==> flow/design.v <==
`default_nettype none
module toHex(
    input wire clk,
    input wire rst,
    input wire [3:0] value,
    output reg [7:0] hexChar
);
    always @(posedge clk) begin
        if (rst)
            hexChar <= "0";
        else
            hexChar <= (value <= 4'd9) ? 8'd48 + value : 8'd55 + value;
    end
endmodule
module flashNavigator
#(
  parameter STARTUP_WAIT = 32'd1000
)
(
    input wire clk,
    input wire rst,
    output reg flashClk,
    input wire flashMiso,
    output reg flashMosi,
    output reg flashCs,
    input wire [5:0] charAddress,
    output reg [7:0] charOutput,
    input wire btn1,
    input wire btn2
);
reg [23:0] readAddress;
localparam [7:0] command = 8'h03;
reg [7:0] currentByteOut;
reg [7:0] currentByteNum;
reg [255:0] dataIn;
reg [255:0] dataInBuffer;
localparam STATE_INIT_POWER = 8'd0;
localparam STATE_LOAD_CMD_TO_SEND = 8'd1;
localparam STATE_SEND = 8'd2;
localparam STATE_LOAD_ADDRESS_TO_SEND = 8'd3;
localparam STATE_READ_DATA = 8'd4;
localparam STATE_DONE = 8'd5;
reg [23:0] dataToSend;
reg [8:0] bitsToSend;
reg [32:0] counter;
reg [2:0] state;
reg [2:0] returnState;
reg dataReady;
always @(posedge clk) begin
if (rst) begin
  flashClk <= 0;
  flashMosi <= 0;
  flashCs <= 1;
  readAddress <= 0;
  currentByteOut <= 0;
  currentByteNum <= 0;
  dataIn <= 0;
  dataInBuffer <= 0;
  dataToSend <= 0;
  bitsToSend <= 0;
  counter <= 0;
  state <= 0;
  returnState <= 0;
  dataReady <= 0;
end
else
case (state)
  STATE_INIT_POWER: begin
    if (counter > STARTUP_WAIT && btn1 == 1 && btn2 == 1) begin
      state <= STATE_LOAD_CMD_TO_SEND;
      counter <= 32'b0;
      dataReady <= 0;
      currentByteNum <= 0;
      currentByteOut <= 0;
    end
    else
      counter <= counter + 1;
  end
  STATE_LOAD_CMD_TO_SEND: begin
      flashCs <= 0;
      dataToSend[23-:8] <= command;
      bitsToSend <= 8;
      state <= STATE_SEND;
      returnState <= STATE_LOAD_ADDRESS_TO_SEND;
  end
  STATE_SEND: begin
    if (counter == 32'd0) begin
      flashClk <= 0;
      flashMosi <= dataToSend[23];
      dataToSend <= {dataToSend[22:0],1'b0};
      bitsToSend <= bitsToSend - 1;
      counter <= 1;
    end
    else begin
      counter <= 32'd0;
      flashClk <= 1;
      if (bitsToSend == 0)
        state <= returnState;
    end
  end
  STATE_LOAD_ADDRESS_TO_SEND: begin
    dataToSend <= readAddress;
    bitsToSend <= 24;
    state <= STATE_SEND;
    returnState <= STATE_READ_DATA;
    currentByteNum <= 0;
  end
  STATE_READ_DATA: begin
    if (counter[0] == 1'd0) begin
      flashClk <= 0;
      counter <= counter + 1;
      if (counter[3:0] == 0 && counter > 0) begin
        dataIn[(currentByteNum << 3)+:8] <= currentByteOut;
        currentByteNum <= currentByteNum + 1;
        if (currentByteNum == 31)
          state <= STATE_DONE;
      end
    end
    else begin
      flashClk <= 1;
      currentByteOut <= {currentByteOut[6:0], flashMiso};
      counter <= counter + 1;
    end
  end
  STATE_DONE: begin
    dataReady <= 1;
    flashCs <= 1;
    dataInBuffer <= dataIn;
    counter <= STARTUP_WAIT;
    if (btn1 == 0) begin 
      readAddress <= readAddress + 24;
      state <= STATE_INIT_POWER;
    end
    else if (btn2 == 0) begin 
      readAddress <= readAddress - 24;
      state <= STATE_INIT_POWER;
    end
  end
  default: ;
endcase
end
wire [7:0] byteDisplayNumber;
wire lowerBit;
wire [7:0] hexCharOutput;
wire [3:0] currentHexVal;
reg [7:0] chosenByte;
wire [7:0] hexChar;
reg [3:0] addrNibble;
always @(*) begin
  case (4'd13 - charAddress[3:0])
    4'd0: addrNibble = readAddress[3:0];
    4'd1: addrNibble = readAddress[7:4];
    4'd2: addrNibble = readAddress[11:8];
    4'd3: addrNibble = readAddress[15:12];
    4'd4: addrNibble = readAddress[19:16];
    4'd5: addrNibble = readAddress[23:20];
    default: addrNibble = 4'd0;
  endcase
end
toHex hexConv(
clk,
rst,
addrNibble,
hexChar
);
always @(posedge clk) begin
if (rst) begin
  chosenByte <= 0;
  charOutput <= 0;
end
else begin
chosenByte <= dataInBuffer[(byteDisplayNumber << 3)+:8];
if (charAddress[5:4] == 2'b11) begin
  case (charAddress[3:0])
    0: charOutput <= "A";
    1: charOutput <= "d";
    2: charOutput <= "d";
    3: charOutput <= "r";
    4: charOutput <= ":";
    6: charOutput <= "0";
    7: charOutput <= "x";
    8,9,10,11,12,13: charOutput <= hexChar;
    15: charOutput <= dataReady ? " " : "L";
    default: charOutput <= " ";
  endcase
end
else
  charOutput <= hexCharOutput;
end
end
assign byteDisplayNumber = {3'b000, charAddress[5:1]};
assign lowerBit = charAddress[0];
assign currentHexVal = lowerBit ? chosenByte[3:0] : chosenByte[7:4];
toHex hexConvert(
clk,
rst,
currentHexVal,
hexCharOutput
);
endmodule
* Step by step through the tools: flashNavigator
Tool output for the design above before and after an edit, in the order of the flow. Lines under "unedited" count in the file above, lines under "edited" in the edited file. "difference" is "edited" less "unedited", of the values as shown; "rel. change" is that difference over "unedited", in percent. Operators carry their Yosys type and port widths (W data, S select, Z words). Library cell names are shortened. Not given: --
Set-up: design top flashNavigator, clock clk, standard-cell library sky130hd, timing corner tt_025C_1v80

* Diff
The edit as a unified diff against the file above. A script made this edit. It changes what the design does and was not meant as an optimisation.
begin of diff
@@ -158,10 +158,13 @@
   endcase
 end
+wire [7:0] hexChar_p, hexChar_n;
 toHex hexConv(
 clk,
 rst,
 addrNibble,
-hexChar
-);
+hexChar_p
+);
+toHex hexConv_x (clk, rst, ~addrNibble, hexChar_n);
+assign hexChar = hexChar_p ^ hexChar_n;
 always @(posedge clk) begin
 if (rst) begin
end of diff

* Elaborated design
Source: Yosys, flattened and elaborated, memories not mapped. Widths are those after wreduce. Registers that Yosys merges into a memory's read port (data or address) are not register bits. Print and check cells do not count.
Bit counts:
- input port bits | unedited 11, edited 11, difference 0, rel. change 0.00%
- output and inout bits | unedited 11, edited 11, difference 0, rel. change 0.00%
- bits in registers | unedited 660, edited 668, difference +8, rel. change +1.21%
Cells by class:
- $add $sub $neg | unedited 11, edited 13, difference +2, rel. change +18.18%
- reduce/logical cells | unedited 31, edited 31, difference 0, rel. change 0.00%
- bitwise gates (word level) | unedited 4, edited 6, difference +2, rel. change +50.00%
- magnitude comparators | unedited 4, edited 5, difference +1, rel. change +25.00%
- shifts and indexed selects | unedited 3, edited 3, difference 0, rel. change 0.00%
- mux-type cells | unedited 40, edited 41, difference +1, rel. change +2.50%
- equal/unequal tests | unedited 35, edited 35, difference 0, rel. change 0.00%
Operator list:
- $add A6 B4 Y7 const A | unedited 4, edited 6, difference +2, rel. change +50.00%
- $mux W8 | unedited 8, edited 9, difference +1, rel. change +12.50%
- $le A4 B4 Y1 const B | unedited 2, edited 3, difference +1, rel. change +50.00%
- $not A4 Y4 | unedited 0, edited 1, difference +1
- $xor A8 B8 Y8 | unedited 0, edited 1, difference +1
Unchanged operator kinds not shown: 60.

* Depth
Yosys ltp: most cells in a row. Word level: on the elaborated netlist, between registers, memories and ports. Mapped: between sequential cells and ports; inverters and the memories' decode and read muxes count.
Depth:
- depth in word-level cells | unedited 5, edited 6, difference +1, rel. change +20.00%
- ABC_AREA | unedited 0, edited 0
- gate-level depth with buffers | unedited 15, edited 14, difference -1, rel. change -6.67%
- gate-level depth less buffers | unedited 12, edited 11, difference -1, rel. change -8.33%

* Synthesis result
The flow's flattened synthesis, as Yosys stat reports it; memories are mapped. The netlist is that of the ABC_AREA named above (0 if unset); the other value can give another one.
Cell types:
- nand2_1 | unedited 754, edited 603, difference -151, rel. change -20.03%
- a21oi_1 | unedited 453, edited 315, difference -138, rel. change -30.46%
- mux2i_1 | unedited 154, edited 277, difference +123, rel. change +79.87%
- o21ai_0 | unedited 152, edited 35, difference -117, rel. change -76.97%
- nor2_1 | unedited 300, edited 405, difference +105, rel. change +35.00%
- clkbuf_1 | unedited 205, edited 168, difference -37, rel. change -18.05%
- nand3_1 | unedited 59, edited 42, difference -17, rel. change -28.81%
- a311oi_1 | unedited 16, edited 2, difference -14, rel. change -87.50%
- nor2_4 | unedited 0, edited 14, difference +14
- buf_2 | unedited 2, edited 14, difference +12, rel. change +600.00%
- nor3_1 | unedited 26, edited 35, difference +9, rel. change +34.62%
- nor2_2 | unedited 0, edited 9, difference +9
- nor2_8 | unedited 0, edited 8, difference +8
- dfxtp_1 | unedited 650, edited 657, difference +7, rel. change +1.08%
- xnor2_1 | unedited 30, edited 37, difference +7, rel. change +23.33%
- nand2b_1 | unedited 12, edited 5, difference -7, rel. change -58.33%
- a31oi_1 | unedited 2, edited 8, difference +6, rel. change +300.00%
- o211ai_1 | unedited 2, edited 8, difference +6, rel. change +300.00%
Unchanged cell types not shown: 13. The list need not be complete.
Mapped netlist:
- cell count | unedited 3168, edited 3028, difference -140, rel. change -4.42%
- buffers | unedited 238, edited 215, difference -23, rel. change -9.66%
- cell area after synthesis (µm²) | unedited 27048.4, edited 27609.0, difference +560.6, rel. change +2.07%
- flip-flop cells | unedited 650, edited 657, difference +7, rel. change +1.08%
By module: a second synthesis without flattening, with its own total; a netlist apart from the flattened one above.
Second synthesis, totals:
- cell total of the unflattened synthesis | unedited 3099, edited 3116, difference +17, rel. change +0.55%
- area total of the unflattened synthesis (µm²) | unedited 27571.4, edited 28026.9, difference +455.5, rel. change +1.65%
Each row is one instance without its submodules.
By module, unedited:
- flashNavigator | area 26960.9 µm², times used 1, cells 3039
- toHex | area 305.3 µm², times used 2, cells 30
By module, edited:
- flashNavigator | area 27111.0 µm², times used 1, cells 3026
- toHex | area 305.3 µm², times used 3, cells 30

* Path before layout
Path of least setup slack by OpenSTA after synthesis, without wires, with an ideal clock, recovery checks aside; 20% of the period is set as input and as output delay. Where synthesis merged equal registers, the netlist keeps one of their names.
Path after synthesis:
- path kind | unedited input to register, edited input to register
- from | unedited input port charAddress[1], edited input port charAddress[1]
- to | unedited register hexConv.hexChar[5], edited register hexConv_x.hexChar[1]
- arrival (ns) | unedited 5.688, edited 5.079, difference -0.609, rel. change -10.71%
- driving pins on the path | unedited 15, edited 14, difference -1, rel. change -6.67%
- setup time (ns) | unedited 0.117, edited 0.128, difference +0.011
- delay of the path (ns) | unedited 3.805, edited 3.207, difference -0.598, rel. change -15.72%
- external input delay (ns) | unedited 2.000, edited 2.000, difference 0.000, rel. change 0.00%
- period (ns) | unedited 10.0, edited 10.0, difference 0.0, rel. change 0.00%
- data required time (ns) | unedited 9.883, edited 9.872, difference -0.011, rel. change -0.11%
- setup slack (ns) | unedited 4.195, edited 4.793, difference +0.598
- period reached after synthesis (ns) | unedited 5.805, edited 5.207, difference -0.598, rel. change -10.30%
"delay of the path" is the arrival time less input delay plus setup time. "driving pins on the path" counts driving pins, that of a launching flip-flop among them; a cell with two outputs on the path counts twice. "period reached after synthesis" = period - worst setup slack (recovery checks aside). The figure is calculated, with input and output delays left at 20% of the set period. The rows between start and end are the longest chain of elaborated cells between them; the timing report does not say that the signal goes this way. Where chains are equally long, one stands for them. Each line given opens the expression or statement behind the cell; cells for indexed reads and writes are added by Yosys, which also makes memories of some case tables.
On the way, after synthesis, unedited: path through buf_1 clkbuf_1 buf_1 inv_1 ha_1 nor3b_1 a22oi_1 nand2_1 a221oi_1 inv_1 ha_1 or2_2 a21oi_1 nand2b_1 nand2b_1, length of the longest elaborated chain 5, elaborated cells between the ends (all ways) 12
RTL lines, path after synthesis, unedited:
- start: declaration | line 26 | input wire [5:0] charAddress,
- $sub A4 B4 Y4 | line 150 | case (4'd13 - charAddress[3:0])
- $eq A4 B3 Y1 | line 150
- $pmux W4 S6 | line 150
- $add A6 B4 Y7 | line 12 | hexChar <= (value <= 4'd9) ? 8'd48 + value : 8'd55 + value;
- $mux W8 | line 12
- end: assignment | line 10 | hexChar <= "0";
- end: assignment | line 12
- end: declaration | line 6 | output reg [7:0] hexChar
On the way, after synthesis, edited: path through buf_2 clkbuf_1 clkbuf_1 inv_1 ha_1 nor3b_1 nand3_1 o211ai_1 inv_1 ha_1 or2_2 a21oi_1 mux2i_1 nor2_1, length of the longest elaborated chain 6, elaborated cells between the ends (all ways) 13
RTL lines, path after synthesis, edited:
- start: declaration | line 26 | input wire [5:0] charAddress,
- $sub A4 B4 Y4 | line 150 | case (4'd13 - charAddress[3:0])
- $eq A4 B3 Y1 | line 150
- $pmux W4 S6 | line 150
- $not A4 Y4 | line 167 | toHex hexConv_x (clk, rst, ~addrNibble, hexChar_n);
- $add A6 B4 Y7 | line 12 | hexChar <= (value <= 4'd9) ? 8'd48 + value : 8'd55 + value;
- $mux W8 | line 12
- end: assignment | line 10 | hexChar <= "0";
- end: assignment | line 12
- end: declaration | line 6 | output reg [7:0] hexChar

* Path in the finished layout
From the final timing report of the runs of pair 1: the path of least setup slack in the routed layout; clock arrival at registers is part of the times.
Path post-layout:
- path kind | unedited input to register, edited input to register
- from | unedited input port btn1, edited input port btn1
- to | unedited register readAddress[23], edited register readAddress[17]
- arrival (ns) | unedited 5.27, edited 5.59, difference +0.32, rel. change +6.07%
- external input delay (ns) | unedited 2.00, edited 2.00, difference 0.00, rel. change 0.00%
- period (ns) | unedited 10.0, edited 10.0, difference 0.0, rel. change 0.00%
- setup time (ns) | unedited 0.11, edited 0.11, difference 0.00
- driving pins on the path | unedited 12, edited 10, difference -2, rel. change -16.67%
- data required time (ns) | unedited 10.49, edited 10.52, difference +0.03, rel. change +0.29%
- setup slack (ns) | unedited 5.22, edited 4.93, difference -0.29
The rows between start and end are the longest chain of elaborated cells between them; the timing report does not say that the signal goes this way. Where chains are equally long, one stands for them. A register here has more assigning lines than the two given.
On the way, post-layout, unedited: path through clkdlybuf4s50_1 buf_4 inv_1 fa_1 a211oi_1 o21bai_1 o211ai_1 a311oi_1 a41oi_1 mux2i_1 a21oi_1 mux2_2, length of the longest elaborated chain 2, elaborated cells between the ends (all ways) 3
RTL lines, path post-layout, unedited:
- start: declaration | line 28 | input wire btn1,
- $ne A2 B2 Y1
- $reduce_and A2 Y1
- end: assignment | line 131 | readAddress <= readAddress + 24;
- end: assignment | line 135 | readAddress <= readAddress - 24;
- end: declaration | line 31 | reg [23:0] readAddress;
On the way, post-layout, edited: path through clkdlybuf4s50_1 inv_1 fa_1 a211oi_1 o21ai_0 a31oi_1 o21ai_0 a21oi_1 nor4_1 a311o_1, length of the longest elaborated chain 2, elaborated cells between the ends (all ways) 3
RTL lines, path post-layout, edited:
- start: declaration | line 28 | input wire btn1,
- $ne A2 B2 Y1
- $reduce_and A2 Y1
- end: assignment | line 131 | readAddress <= readAddress + 24;
- end: assignment | line 135 | readAddress <= readAddress - 24;
- end: declaration | line 31 | reg [23:0] readAddress;

* Flow runs
Both versions went through the flow (Yosys, OpenROAD) with the same settings in each pair. Constraints: input delay and output delay 20% of the set period each, output load 0.01 pF.
Settings, pair 1: CORE_UTILIZATION 40, PLACE_DENSITY 0.6, period_ns 10.0, CAP_MARGIN 20, CORE_MARGIN 2, SLEW_MARGIN 20
Measured results, pair 1:
- full die area (µm²) | unedited 69717.1, edited 71139.6, difference +1422.5, rel. change +2.04%
- post-route setup TNS (ns) | unedited 0.000, edited 0.000, difference 0.000
- power (mW) | unedited 5.186, edited 5.348, difference +0.162, rel. change +3.12%
- post-route utilization | unedited 0.446, edited 0.447, difference +0.001
- reached clock period (ns) | unedited 4.782, edited 5.067, difference +0.285, rel. change +5.96%
- netlist area reported by Yosys (µm²) | unedited 27048.4, edited 27609.0, difference +560.6, rel. change +2.07%
- smallest setup slack (ns) | unedited 5.218, edited 4.933, difference -0.285
- standard-cell area after routing (µm²) | unedited 29919.9, edited 30600.6, difference +680.7, rel. change +2.28%
Settings, pair 2: CORE_UTILIZATION 53, CTS_CLUSTER_SIZE 56, GPL_TIMING_DRIVEN 1, MAX_ROUTING_LAYER met5, PLACE_DENSITY_LB_ADDON 0.01, SETUP_SLACK_MARGIN 0.5, SLEW_MARGIN 0, TNS_END_PERCENT 100, period_ns 8.65, CAP_MARGIN 20, CORE_MARGIN 2
Measured results, pair 2:
- full die area (µm²) | unedited 52858.6, edited 53933.1, difference +1074.5, rel. change +2.03%
- post-route setup TNS (ns) | unedited 0.000, edited 0.000, difference 0.000
- power (mW) | unedited 6.178, edited 6.113, difference -0.065, rel. change -1.05%
- post-route utilization | unedited 0.594, edited 0.59, difference -0.004
- reached clock period (ns) | unedited 4.561, edited 4.968, difference +0.407, rel. change +8.92%
- netlist area reported by Yosys (µm²) | unedited 27048.4, edited 27609.0, difference +560.6, rel. change +2.07%
- smallest setup slack (ns) | unedited 4.089, edited 3.682, difference -0.407
- standard-cell area after routing (µm²) | unedited 29866.1, edited 30307.8, difference +441.7, rel. change +1.48%
"reached clock period": clock period set for the run, less the worst setup slack. It is reckoned from that one timing run; input and output delays stay at 20% of the period that was set. "power" rests on the timing tool's default activity at the inputs, not on a simulated workload.
